==> flow/design.v <==
`default_nettype none
module fifo_16_1024_ft
  (
   input wire        clk,
   input wire        srst,
   input wire [15:0] din,
   input wire        wr_en,
   input wire        rd_en,
   output wire [15:0] dout,
   output wire       full,
   output reg        overflow,
   output wire       empty,
   output wire       valid,
   output reg        underflow,
   output wire       wr_rst_busy,
   output wire       rd_rst_busy
   );
    localparam DEPTH_LOG2 = 4;
    reg [15:0] mem [0:(1<<DEPTH_LOG2)-1];
    reg [DEPTH_LOG2:0] wp;
    reg [DEPTH_LOG2:0] rp;
    assign empty = (wp == rp);
    assign full = (wp[DEPTH_LOG2] != rp[DEPTH_LOG2]) &&
                  (wp[DEPTH_LOG2-1:0] == rp[DEPTH_LOG2-1:0]);
    assign valid = ~empty;
    assign dout = mem[rp[DEPTH_LOG2-1:0]];
    assign wr_rst_busy = 1'b0;
    assign rd_rst_busy = 1'b0;
    always @(posedge clk) begin
	if(wr_en == 1'b1 && full == 1'b0) begin
	    mem[wp[DEPTH_LOG2-1:0]] <= din;
	end
    end
    always @(posedge clk) begin
	if(srst == 1'b1) begin
	    wp <= 0;
	    rp <= 0;
	    overflow <= 1'b0;
	    underflow <= 1'b0;
	end else begin
	    if(wr_en == 1'b1 && full == 1'b0) begin
		wp <= wp + 1'b1;
	    end
	    if(rd_en == 1'b1 && empty == 1'b0) begin
		rp <= rp + 1'b1;
	    end
	    overflow <= wr_en & full;
	    underflow <= rd_en & empty;
	end
    end
endmodule  
`default_nettype wire
`default_nettype none
module ether_rx#(parameter APP_KEY=16'h6000)
(
input wire clk,
input wire reset,
input wire [511:0] recv_data,
input wire recv_valid,
input wire recv_sop,
input wire recv_eop,
input wire [7:0] recv_mty,
output reg [111:0] ether_header_data,
output reg ether_header_valid,
output reg [511:0] ether_data_data,
output reg ether_data_valid,
output reg ether_data_sop,
output reg ether_data_eop,
output reg [7:0] ether_data_mty
);
    enum {IDLE, RECV_ALL, LAST_ONE} state;
    reg [399:0] recv_buf;
    reg [7:0] recv_mty_reg;
    reg ether_data_sop_reg;
    always @(posedge clk) begin
	if(reset == 1'b1) begin
	    state <= IDLE;
	    ether_header_data <= 112'd0;
	    ether_header_valid <= 1'b0;
	    ether_data_data <= 512'd0;
	    ether_data_valid <= 1'b0;
	    ether_data_sop <= 1'b0;
	    ether_data_eop <= 1'b0;
	    ether_data_mty <= 8'd0;
	    recv_buf <= 400'd0;
	    recv_mty_reg <= 8'd0;
	    ether_data_sop_reg <= 1'b0;
	end else begin
	case(state)
	    IDLE: begin
		if(recv_sop == 1'b1 && recv_valid == 1'b1 && recv_data[415:400] == APP_KEY) begin
		    ether_header_data <= recv_data[511:400];
		    ether_header_valid <= 1'b1;
		    if(recv_eop == 1'b1) begin
			ether_data_data <= {recv_data[399:0], 112'd0};
			ether_data_eop <= 1'b1;
			ether_data_sop <= 1'b1;
			ether_data_valid <= 1'b1;
			ether_data_mty <= recv_mty + 14;
			state <= IDLE;
		    end else begin
			ether_data_valid <= 1'b0;
			ether_data_sop_reg <= 1'b1;
			recv_buf <= recv_data[399:0];
			state <= RECV_ALL;
		    end
		end else begin
		    ether_header_data <= 112'd0;
		    ether_header_valid <= 1'b0;
		    ether_data_data <= 512'd0;
		    ether_data_valid <= 1'b0;
		    ether_data_sop <= 1'b0;
		    ether_data_eop <= 1'b0;
		    ether_data_mty <= 8'd0;
		    recv_buf <= 400'd0;
		    recv_mty_reg <= 8'd0;
		    ether_data_sop_reg <= 1'b0;
		end
	    end
	    RECV_ALL: begin
		if(recv_valid == 1'b1) begin
		    ether_data_data <= {recv_buf[399:0], recv_data[511:400]};
		    ether_data_valid <= 1'b1;
		    ether_data_sop <= ether_data_sop_reg;
		    ether_data_sop_reg <= 1'b0;
		    recv_buf <= recv_data[399:0];
		    if(recv_eop == 1'b1) begin
			if(recv_mty >= 50) begin
			    ether_data_mty <= recv_mty - 50;
			    ether_data_eop <= 1'b1;
			    state <= IDLE;
			end else begin
			    ether_data_eop <= 1'b0;
			    recv_mty_reg <= recv_mty + 14;
			    state <= LAST_ONE;
			end
		    end
		end else begin
		    ether_data_valid <= 1'b0;
		end
	    end
	    LAST_ONE: begin
		ether_data_data <= {recv_buf, 112'h0};
		ether_data_valid <= 1'b1;
		ether_data_eop <= 1'b1;
		ether_data_sop <= 1'b0;
		ether_data_mty <= recv_mty_reg;
		state <= IDLE;
	    end
	    default: begin
		state <= IDLE;
	    end
	endcase
	end
    end
endmodule  
`default_nettype wire
`default_nettype none
module ether_tx
(
input wire clk,
input wire reset,
input wire [111:0] ether_header_data,
input wire ether_header_valid,
input wire [511:0] ether_data_data,
input wire ether_data_valid,
input wire ether_data_sop,
input wire ether_data_eop,
input wire [7:0] ether_data_mty,
output reg [511:0] send_data,
output reg send_valid,
output reg send_sop,
output reg send_eop,
output reg [7:0] send_mty
);
    enum {IDLE, RECV_ALL, LAST_ONE} state;
    reg [399:0] send_buf;
    reg [7:0] send_mty_reg;
    always @(posedge clk) begin
	if(reset == 1'b1) begin
	    state <= IDLE;
	    send_data <= 512'd0;
	    send_valid <= 1'b0;
	    send_sop <= 1'b0;
	    send_eop <= 1'b0;
	    send_mty <= 8'd0;
	    send_buf <= 112'd0;
	    send_mty_reg <= 8'd0;
	end else begin
	case(state)
	    IDLE: begin
		if(ether_header_valid == 1'b1 && ether_data_sop == 1'b1 && ether_data_valid == 1'b1) begin
		    send_data <= {ether_header_data, ether_data_data[511:112]};
		    send_valid <= 1'b1;
		    send_sop <= 1'b1;
		    send_buf <= ether_data_data[111:0];
		    if(ether_data_eop == 1'b1) begin
			if(ether_data_mty >= 14) begin
			    send_mty <= ether_data_mty - 14;
			    send_eop <= 1'b1;
			    state <= IDLE;
			end else begin
			    send_mty_reg <= ether_data_mty + 50;
			    send_eop <= 1'b0;
			    state <= LAST_ONE;
			end
		    end else begin
			send_eop <= 1'b0;
			state <= RECV_ALL;
		    end
		end else begin
		    send_data <= 512'd0;
		    send_valid <= 1'b0;
		    send_sop <= 1'b0;
		    send_eop <= 1'b0;
		    send_mty <= 8'd0;
		    send_buf <= 112'd0;
		    send_mty_reg <= 8'd0;
		end
	    end
	    RECV_ALL: begin
		if(ether_data_valid == 1'b1) begin
		    send_data <= {send_buf, ether_data_data[511:112]};
		    send_valid <= 1'b1;
		    send_sop <= 1'b0;
		    send_buf <= ether_data_data[111:0];
		    if(ether_data_eop == 1'b1) begin
			if(ether_data_mty >= 14) begin
			    send_mty <= ether_data_mty - 14;
			    send_eop <= 1'b1;
			    state <= IDLE;
			end else begin
			    send_mty_reg <= ether_data_mty + 50;
			    send_eop <= 1'b0;
			    state <= LAST_ONE;
			end
		    end
		end else begin
		    send_valid <= 1'b0;
		end
	    end
	    LAST_ONE: begin
		send_data <= {send_buf, 400'd0};
		send_valid <= 1'b1;
		send_eop <= 1'b1;
		send_sop <= 1'b0;
		send_mty <= send_mty_reg;
		state <= IDLE;
	    end
	    default: begin
		state <= IDLE;
	    end
	endcase
	end
    end
endmodule  
`default_nettype wire
`default_nettype none
module cmac_usplus_emitter
  (
   input wire clk,
   input wire reset,
   input wire [511:0] din_data,
   input wire din_valid,
   input wire din_sop,
   input wire din_eop,
   input wire [7:0] din_mty,
   output reg [511:0] dout_data,
   output reg dout_valid,
   output wire dout_kick,
   output wire [13:0] dout_bytes,
   input wire cmac_busy,
   input wire cmac_done,
   input wire cmac_tx_rdy
   );
    reg[7:0] data_ready_state;
    reg dout_ready;
    reg [15:0] dout_count;
    always @(posedge clk) begin
	if(reset == 1'b1) begin
	    dout_valid <= 1'b0;
	    dout_ready <= 1'b0;
	    dout_count <= 16'd0;
	    data_ready_state <= 8'd0;
	end else begin
	    dout_data <= din_data;
	    dout_valid <= din_valid;
	    if(data_ready_state == 0) begin
		if(din_valid == 1 && din_sop == 1) begin
		    if(din_eop == 1) begin
			dout_ready <= 1;
			dout_count <= 64 - din_mty;
		    end else begin
			dout_ready <= 0;
			dout_count <= 64;
			data_ready_state <= data_ready_state + 1;
		    end
		end else begin
		    dout_ready <= 0;
		end
	    end else if(data_ready_state == 1) begin
		if(din_valid == 1) begin
		    if(din_eop == 1) begin
			dout_ready <= 1;
			dout_count <= dout_count + (64 - din_mty);
			data_ready_state <= 0;
		    end else begin
			dout_ready <= 0;
			dout_count <= dout_count + 64;
		    end
		end else begin
		    dout_ready <= 0;
		end
	    end else begin
		dout_ready <= 0;
	    end
	end
    end
    reg fifo_rd;
    wire [15:0] fifo_q;
    wire fifo_full, fifo_empty;
    wire fifo_valid;
    wire fifo_overflow, fifo_underflow;
    wire fifo_wr_rst_busy, fifo_rd_rst_busy;
    fifo_16_1024_ft fifo_i(.clk(clk),
			   .srst(reset),
			   .din(dout_count),
			   .wr_en(dout_ready),
			   .rd_en(fifo_rd),
			   .dout(fifo_q),
			   .full(fifo_full),
			   .overflow(fifo_overflow),
			   .empty(fifo_empty),
			   .valid(fifo_valid),
			   .underflow(fifo_underflow),
			   .wr_rst_busy(fifo_wr_rst_busy),
			   .rd_rst_busy(fifo_rd_rst_busy));
    reg [7:0] kick_state;
    reg kick_reg;
    reg [13:0] bytes_reg;
    assign dout_kick = kick_reg;
    assign dout_bytes = bytes_reg;
    always @(posedge clk) begin
	if(reset == 1'b1) begin
	    kick_reg <= 1'b0;
	    bytes_reg <= 14'd0;
	    kick_state <= 8'd0;
	    fifo_rd <= 1'b0;
	end else begin
	    case(kick_state)
		0 : begin
		    if(fifo_valid && cmac_tx_rdy) begin
			kick_reg <= 1'b1;
			kick_state <= kick_state + 1;
			bytes_reg <= fifo_q[13:0];
			fifo_rd <= 1'b1;
		    end else begin
			kick_reg <= 1'b0;
			fifo_rd <= 1'b0;
		    end
		end
		1 : begin
		    fifo_rd <= 1'b0;
		    if(cmac_busy == 1'b1) begin  
			kick_reg <= 1'b0;
			kick_state <= kick_state + 1;
		    end
		end
		2 : begin
		    if(cmac_done == 1'b1) begin  
			kick_state <= 0;
		    end
		end
		default: begin
		    kick_state <= 0;
		    kick_reg <= 1'b0;
		    fifo_rd <= 1'b0;
		end
	    endcase  
	end
    end
endmodule  
`default_nettype wire
`default_nettype none
module ether_echo
  (
   input wire         clk,
   input wire         reset,
   input wire [127:0] rx_dataout0,
   input wire [127:0] rx_dataout1,
   input wire [127:0] rx_dataout2,
   input wire [127:0] rx_dataout3,
   input wire         rx_enaout0,
   input wire         rx_sopout0,
   input wire         rx_eopout0,
   input wire         rx_eopout1,
   input wire         rx_eopout2,
   input wire         rx_eopout3,
   input wire [3:0]   rx_mtyout0,
   input wire [3:0]   rx_mtyout1,
   input wire [3:0]   rx_mtyout2,
   input wire [3:0]   rx_mtyout3,
   output wire [511:0] send_data,
   output wire         send_valid,
   output wire         send_sop,
   output wire         send_eop,
   output wire [7:0]   send_mty,
   output wire         tx_kick,
   output wire [13:0]  tx_bytes,
   input wire          cmac_busy,
   input wire          cmac_done,
   input wire          cmac_tx_rdy
   );
    wire [7:0] recv_mty = rx_eopout3 == 1'b1 ? rx_mtyout3
	       : rx_eopout2 == 1'b1 ? rx_mtyout2 + 8'd16
	       : rx_eopout1 == 1'b1 ? rx_mtyout1 + 8'd32
	       : rx_eopout0 == 1'b1 ? rx_mtyout0 + 8'd48
               : 8'd0;
    wire [111:0] ether_header_data;
    wire         ether_header_valid;
    wire [511:0] ether_data_data;
    wire         ether_data_valid;
    wire         ether_data_sop;
    wire         ether_data_eop;
    wire [7:0]   ether_data_mty;
    ether_rx#(.APP_KEY(16'h3434)) ether_rx_i
      (
       .clk(clk),
       .reset(reset),
       .recv_data({rx_dataout0, rx_dataout1, rx_dataout2, rx_dataout3}),
       .recv_valid(rx_enaout0),
       .recv_sop(rx_sopout0),
       .recv_eop(rx_eopout0 || rx_eopout1 || rx_eopout2 || rx_eopout3),
       .recv_mty(recv_mty),
       .ether_header_data(ether_header_data),
       .ether_header_valid(ether_header_valid),
       .ether_data_data(ether_data_data),
       .ether_data_valid(ether_data_valid),
       .ether_data_sop(ether_data_sop),
       .ether_data_eop(ether_data_eop),
       .ether_data_mty(ether_data_mty)
       );
    ether_tx ether_tx_i
      (
       .clk(clk),
       .reset(reset),
       .ether_header_data({ether_header_data[63:16], ether_header_data[111:64], ether_header_data[15:0]}),  
       .ether_header_valid(ether_header_valid),
       .ether_data_data(ether_data_data),
       .ether_data_valid(ether_data_valid),
       .ether_data_sop(ether_data_sop),
       .ether_data_eop(ether_data_eop),
       .ether_data_mty(ether_data_mty),
       .send_data(send_data),
       .send_valid(send_valid),
       .send_sop(send_sop),
       .send_eop(send_eop),
       .send_mty(send_mty)
       );
    cmac_usplus_emitter cmac_usplus_emitter_i
      (
       .clk(clk),
       .reset(reset),
       .din_data(send_data),
       .din_valid(send_valid),
       .din_sop(send_sop),
       .din_eop(send_eop),
       .din_mty(send_mty),
       .dout_data(),
       .dout_valid(),
       .dout_kick(tx_kick),
       .dout_bytes(tx_bytes),
       .cmac_busy(cmac_busy),
       .cmac_done(cmac_done),
       .cmac_tx_rdy(cmac_tx_rdy)
       );
endmodule  
`default_nettype wire
---- Tool chain data of ether_echo ----
What the tools print for ether_echo, step after step.
Line numbers count from 1 in the design file above.
Library cell names are shortened.
Not given: --
design
  top module .............................. ether_echo
  clock port .............................. clk
  cell library ............................ sky130hd
  library corner .......................... tt_025C_1v80

---- Word-level counts ----
Yosys after proc, flatten, opt, wreduce and memory -nomap, before mapping. Memory bits, and registers merged into a memory's read port (data or address), are not among the register bits. Print and check cells are not counted. Equal cells are merged and count once.
Yosys's memory passes give these memory sizes; they may raise the number of words (mostly to a power of two), join words into wider ones and drop unused or constant bits.
operators by class
  add/subtract/negate cells ............... 14
  divide/modulo/power cells ............... 0
  mux-type cells .......................... 108
  reductions and logical operators ........ 38
  shift operators ......................... 0
  bitwise gates (word level) .............. 3
  multiply operators ...................... 0
  equal/unequal tests ..................... 27
  magnitude comparators ................... 2
operator list
  kind                                      count
  parallel mux 512 bit (select 3 bit)       2
  2-to-1 mux 512 bit                        5
  2-to-1 mux 400 bit                        3
  parallel mux 400 bit (select 2 bit)       1
  2-to-1 mux 112 bit                        3
  parallel mux 112 bit (select 2 bit)       1
  2-to-1 mux 32 bit                         7
  2-to-1 mux 8 bit                          26
  parallel mux 32 bit (select 2 bit)        2
  2-to-1 mux 16 bit                         7
  parallel mux 8 bit (select 3 bit)         3
  == test 32 x 1 -> 1 bit with constant B   2
  == test 32 x 2 -> 1 bit with constant B   2
  logical NOT 32 bit                        2
  parallel mux 8 bit (select 2 bit)         2
  2-to-1 mux 1 bit                          30
  2-to-1 mux 7 bit                          4
  AND reduction 3 bit                       7
  parallel mux 1 bit (select 3 bit)         7
  == test 16 x 14 -> 1 bit with constant B  1
  adder 16 bit                              1
  adder 16 x 7 -> 16 bit with constant B    1
  != test 2 bit with constant B             8
  adder 8 x 1 -> 8 bit with constant B      2
  == test 8 x 1 -> 1 bit with constant B    2
  logical NOT 8 bit                         2
  AND reduction 5 bit                       3
  adder 4 x 6 -> 7 bit with constant B      2
Not listed: further kinds 25, cells in them 54.
bit counts
  bits in writable memories ............... 256
  flip-flop bits (word level) ............. 1797
  memories ................................ 1
  ROM bits ................................ 0
  input bits .............................. 539
  word-level cells ........................ 220
  word width x clocked read ports ......... 16
  output and inout port bits .............. 538
  bits in latches ......................... 0
memory list
  name                              words  bits a word  read ports  write ports  RTL line  RTL
  cmac_usplus_emitter_i.fifo_i.mem  16     16           1           1            19        reg [15:0] mem [0:(1<<DEPTH_LOG2)-1];

---- Logic depth ----
Longest topological path by Yosys (ltp), each cell counted once; first at word level (registers and memories cut), then after technology mapping (sequential cells cut; the memories' decode and read muxes count).
depth
  word-level depth ........................ 10
  ABC_AREA ................................ 0
  gate-level depth with buffers ........... 14

---- After synthesis ----
Yosys stat after the flow's synthesis: flattened, memories mapped to cells. It holds for the ABC_AREA given above (unset counts as 0); a run with the other value may have another netlist.
mapped netlist
  mapped cells ............................ 8245
  buffers ................................. 804
  flip-flops .............................. 1974
  cell area after synthesis ............... 74589.0 µm²
cells by type
  cell      count
  dfxtp_1   1750
  edfxtp_1  224
  nand3_1   1026
  a21oi_1   953
  nand2_1   1091
  a221oi_1  408
  nor2_1    729
  nor3_1    427
  clkbuf_1  542
  a22oi_1   240
  mux4_2    70
  buf_2     215
  nand2b_1  116
  a31oi_1   115
  ha_1      30
  mux2i_1   24
  o21ai_0   38
  xor2_1    20
Not listed: further types 47, cells in them 227.
By module: a second synthesis without flattening, with its own total; a netlist apart from the flattened one above.
unflattened totals
  cells (unflattened synthesis) ........... 7400
  area (unflattened synthesis) ............ 88055.7 µm²
Rows give one instance, submodules left out.
by module
  module                     cells  sequential area (µm²)  times used  area (µm²)
  ether_rx #(APP_KEY=13364)  3727   20980.1                1           36920.4
  ether_tx                   2240   12932.4                1           22006.1
  cmac_usplus_emitter        882    16375.7                1           18375.1
  fifo_16_1024_ft            527    8007.7                 1           10607.7
  ether_echo                 24     0.0                    1           146.4

---- Timing after synthesis ----
Path of least setup slack by OpenSTA after synthesis, without wires, with an ideal clock, recovery checks aside; 20% of the period is set as input and as output delay. Where synthesis merged equal registers, the netlist keeps one of their names.
path post-synthesis
  path kind ............................... register to register
  start point ............................. register ether_tx_i.send_mty[0]
  end point ............................... register cmac_usplus_emitter_i.dout_count[13]
  delay of the path ....................... 2.958 ns
  required time ........................... 3.854 ns
  slack ................................... 1.042 ns
  launch time at the first pin ............ 0.000 ns
  period .................................. 4.0 ns
  setup time .............................. 0.146 ns
  arrival ................................. 2.812 ns
  path buffers ............................ 0
  stages .................................. 15
  synthesis period reached ................ 2.958 ns
"delay of the path" = arrival - input delay + setup time.
"stages" counts driving pins, that of a launching flip-flop among them; a cell with two outputs on the path counts twice.
"synthesis period reached" is the clock period less the worst setup slack; recovery checks do not enter. This is arithmetic on one report: input and output delays are still those of the set period (20% each).
Between the ends stands the longest chain of elaborated cells between them, by number of cells; it is not shown to be the way that was timed. Of several equally long chains one is given.
Each line given opens the expression or statement behind the cell; cells for indexed reads and writes are added by Yosys, which also makes memories of some case tables.
At most two assigning lines are given for a register; there are more.
on the way, post-synthesis
  path through ............................ dfxtp_1 -> inv_1 -> ha_1 -> nor3b_1 -> nand2_1 -> a21oi_1 -> inv_1 -> ha_1 -> nand2_1 -> o21ai_0 -> a22oi_1 -> and2_1 -> or3_1 -> nand4_1 -> a31oi_1
  length of the longest elaborated chain .. 6
ends and longest elaborated chain, post-synthesis
  what                       RTL line  RTL
  start, declared            174       output reg [7:0] send_mty
  start, assigned            199       send_mty <= ether_data_mty - 14;
  start, assigned            229       send_mty <= ether_data_mty - 14;
  subtractor 7 x 8 -> 9 bit  305       dout_count <= dout_count + (64 - din_mty);
  adder 16 bit               305
  2-to-1 mux 16 bit          303       if(din_eop == 1) begin
  2-to-1 mux 16 bit          302       if(din_valid == 1) begin
  2-to-1 mux 16 bit          301       end else if(data_ready_state == 1) begin
  2-to-1 mux 16 bit          288       if(data_ready_state == 0) begin
  end, assigned              292       dout_count <= 64 - din_mty;
  end, assigned              305
  end, declared              278       reg [15:0] dout_count;

---- Worst path after layout ----
From the final timing report of run A: the path of least setup slack in the routed layout; clock arrival at registers is part of the times.
path post-layout
  path kind ............................... register to register
  start point ............................. register ether_tx_i.send_mty[0]
  end point ............................... register cmac_usplus_emitter_i.dout_count[13]
  slack ................................... 0.35 ns
  setup time .............................. 0.12 ns
  required time ........................... 4.38 ns
  path buffers ............................ 0
  launch time at the first pin ............ 0.86 ns
  stages .................................. 15
  arrival ................................. 4.03 ns
  period .................................. 3.64 ns
Between the ends stands the longest chain of elaborated cells between them, by number of cells; it is not shown to be the way that was timed. Of several equally long chains one is given.
At most two assigning lines are given for a register; there are more.
on the way, post-layout
  path through ............................ dfxtp_1 -> inv_1 -> ha_1 -> nor3b_1 -> nand2_1 -> a21oi_1 -> inv_1 -> ha_1 -> nand2_1 -> nor3_1 -> a22oi_1 -> and2_1 -> or3_1 -> nand4_1 -> a31oi_1
  length of the longest elaborated chain .. 6
ends and longest elaborated chain, post-layout
  what                       RTL line  RTL
  start, declared            174       output reg [7:0] send_mty
  start, assigned            199       send_mty <= ether_data_mty - 14;
  start, assigned            229       send_mty <= ether_data_mty - 14;
  subtractor 7 x 8 -> 9 bit  305       dout_count <= dout_count + (64 - din_mty);
  adder 16 bit               305
  2-to-1 mux 16 bit          303       if(din_eop == 1) begin
  2-to-1 mux 16 bit          302       if(din_valid == 1) begin
  2-to-1 mux 16 bit          301       end else if(data_ready_state == 1) begin
  2-to-1 mux 16 bit          288       if(data_ready_state == 0) begin
  end, assigned              292       dout_count <= 64 - din_mty;
  end, assigned              305
  end, declared              278       reg [15:0] dout_count;

Measured data: module ether_echo, platform sky130hd, 4 stored runs of the flow under differing settings, order arbitrary. Input and output delays are each 20% of the period that was set; the output load is 0.01 pF.
By "achieved clock period (ns)" is meant the clock period of the run minus its worst setup slack. This is arithmetic on one report: input and output delays are still those of the set period (20% each).
By "worst setup path time (ns)" is meant the share of the clock period that the worst setup path is allowed (20% is reserved at inputs, 20% at outputs), minus its slack. Clock arrival times at its registers enter into it.
"finish__power__total" is the tool's figure for a default switching activity; nothing was simulated.

Flow files of run A
==> flow/run.sh <==
#!/bin/bash
# the make line also repeats the synthesis and layout settings of config.mk as NAME=value (left out here)
make -C /OpenROAD-flow-scripts/flow DESIGN_CONFIG=/design/flow/config.mk WORK_HOME=/design/flow/orfs CLKGATE_MAP_FILE= finish
==> flow/config.mk <==
export PLATFORM = sky130hd
export DESIGN_NAME = ether_echo
export DESIGN_NICKNAME = ether_echo
export VERILOG_FILES = /design/flow/design.v
export SDC_FILE = /design/flow/constraint.sdc
export NUM_CORES = 4
export LEC_CHECK = 0
export CAP_MARGIN = 20
export CORE_MARGIN = 2
export CORE_UTILIZATION = 31
export SLEW_MARGIN = 20
==> flow/constraint.sdc <==
create_clock -name core_clock -period 3.64 [get_ports {clk}]
set_input_delay 0.7280 -clock core_clock [delete_from_list [all_inputs] [get_ports {clk}]]
set_output_delay 0.7280 -clock core_clock [all_outputs]
set_load 0.01 [all_outputs]

report of run A
yosys chip area after synthesis (um^2): 74589.0
finish__design__die__area: 244550.0
finish__design__instance__area__stdcell: 97384.6
finish__design__instance__utilization: 0.4060
finish__timing__setup__ws: 0.351
finish__timing__setup__tns: 0.000
finish__timing__hold__ws: 0.385
finish__power__total: 4.633e-02
achieved clock period (ns): 3.289
worst setup path time (ns): 3.29
worst setup path kind: register to register

Flow files of run B
==> flow/run.sh <==
#!/bin/bash
# the make line also repeats the synthesis and layout settings of config.mk as NAME=value (left out here)
make -C /OpenROAD-flow-scripts/flow DESIGN_CONFIG=/design/flow/config.mk WORK_HOME=/design/flow/orfs CLKGATE_MAP_FILE= finish
==> flow/config.mk <==
export PLATFORM = sky130hd
export DESIGN_NAME = ether_echo
export DESIGN_NICKNAME = ether_echo
export VERILOG_FILES = /design/flow/design.v
export SDC_FILE = /design/flow/constraint.sdc
export NUM_CORES = 4
export LEC_CHECK = 0
export ABC_AREA = 1
export CAP_MARGIN = 20
export CELL_PAD_IN_SITES_GLOBAL_PLACEMENT = 0
export CORE_MARGIN = 8
export CORE_UTILIZATION = 36
export CTS_CLUSTER_DIAMETER = 115
export CTS_CLUSTER_SIZE = 12
export GPL_ROUTABILITY_DRIVEN = 1
export MAX_ROUTING_LAYER = met4
export PLACE_DENSITY_LB_ADDON = 0.02
export SETUP_SLACK_MARGIN = 0.58
export SLEW_MARGIN = 20
==> flow/constraint.sdc <==
create_clock -name core_clock -period 3.87 [get_ports {clk}]
set_input_delay 0.7740 -clock core_clock [delete_from_list [all_inputs] [get_ports {clk}]]
set_output_delay 0.7740 -clock core_clock [all_outputs]
set_load 0.01 [all_outputs]

report of run B
yosys chip area after synthesis (um^2): 77384.2
finish__design__die__area: 230050.0
finish__design__instance__area__stdcell: 95700.5
finish__design__instance__utilization: 0.4468
finish__timing__setup__ws: 0.714
finish__timing__setup__tns: 0.000
finish__timing__hold__ws: 0.336
finish__power__total: 3.851e-02
achieved clock period (ns): 3.156
worst setup path time (ns): 2.38
worst setup path kind: register to output

Flow files of run C
==> flow/run.sh <==
#!/bin/bash
# the make line also repeats the synthesis and layout settings of config.mk as NAME=value (left out here)
make -C /OpenROAD-flow-scripts/flow DESIGN_CONFIG=/design/flow/config.mk WORK_HOME=/design/flow/orfs CLKGATE_MAP_FILE= finish
==> flow/config.mk <==
export PLATFORM = sky130hd
export DESIGN_NAME = ether_echo
export DESIGN_NICKNAME = ether_echo
export VERILOG_FILES = /design/flow/design.v
export SDC_FILE = /design/flow/constraint.sdc
export NUM_CORES = 4
export LEC_CHECK = 0
export CAP_MARGIN = 35
export CORE_MARGIN = 2
export CORE_UTILIZATION = 40
export CTS_CLUSTER_DIAMETER = 176
export SLEW_MARGIN = 20
==> flow/constraint.sdc <==
create_clock -name core_clock -period 4.0 [get_ports {clk}]
set_input_delay 0.8000 -clock core_clock [delete_from_list [all_inputs] [get_ports {clk}]]
set_output_delay 0.8000 -clock core_clock [all_outputs]
set_load 0.01 [all_outputs]

report of run C
yosys chip area after synthesis (um^2): 74589.0
finish__design__die__area: 189943.0
finish__design__instance__area__stdcell: 95111.2
finish__design__instance__utilization: 0.5129
finish__timing__setup__ws: 0.425
finish__timing__setup__tns: 0.000
finish__timing__hold__ws: 0.432
finish__power__total: 4.138e-02
achieved clock period (ns): 3.575
worst setup path time (ns): 3.57
worst setup path kind: register to register

Flow files of run D
==> flow/run.sh <==
#!/bin/bash
# the make line also repeats the synthesis and layout settings of config.mk as NAME=value (left out here)
make -C /OpenROAD-flow-scripts/flow DESIGN_CONFIG=/design/flow/config.mk WORK_HOME=/design/flow/orfs CLKGATE_MAP_FILE= finish
==> flow/config.mk <==
export PLATFORM = sky130hd
export DESIGN_NAME = ether_echo
export DESIGN_NICKNAME = ether_echo
export VERILOG_FILES = /design/flow/design.v
export SDC_FILE = /design/flow/constraint.sdc
export NUM_CORES = 4
export LEC_CHECK = 0
export CAP_MARGIN = 20
export CORE_MARGIN = 2
export CORE_UTILIZATION = 40
export SETUP_SLACK_MARGIN = 0.02
export SLEW_MARGIN = 20
==> flow/constraint.sdc <==
create_clock -name core_clock -period 3.64 [get_ports {clk}]
set_input_delay 0.7280 -clock core_clock [delete_from_list [all_inputs] [get_ports {clk}]]
set_output_delay 0.7280 -clock core_clock [all_outputs]
set_load 0.01 [all_outputs]

report of run D
yosys chip area after synthesis (um^2): 74589.0
finish__design__die__area: 189943.0
finish__design__instance__area__stdcell: 95396.5
finish__design__instance__utilization: 0.5145
finish__timing__setup__ws: 0.386
finish__timing__setup__tns: 0.000
finish__timing__hold__ws: 0.314
finish__power__total: 4.554e-02
achieved clock period (ns): 3.254
worst setup path time (ns): 3.25
worst setup path kind: register to register
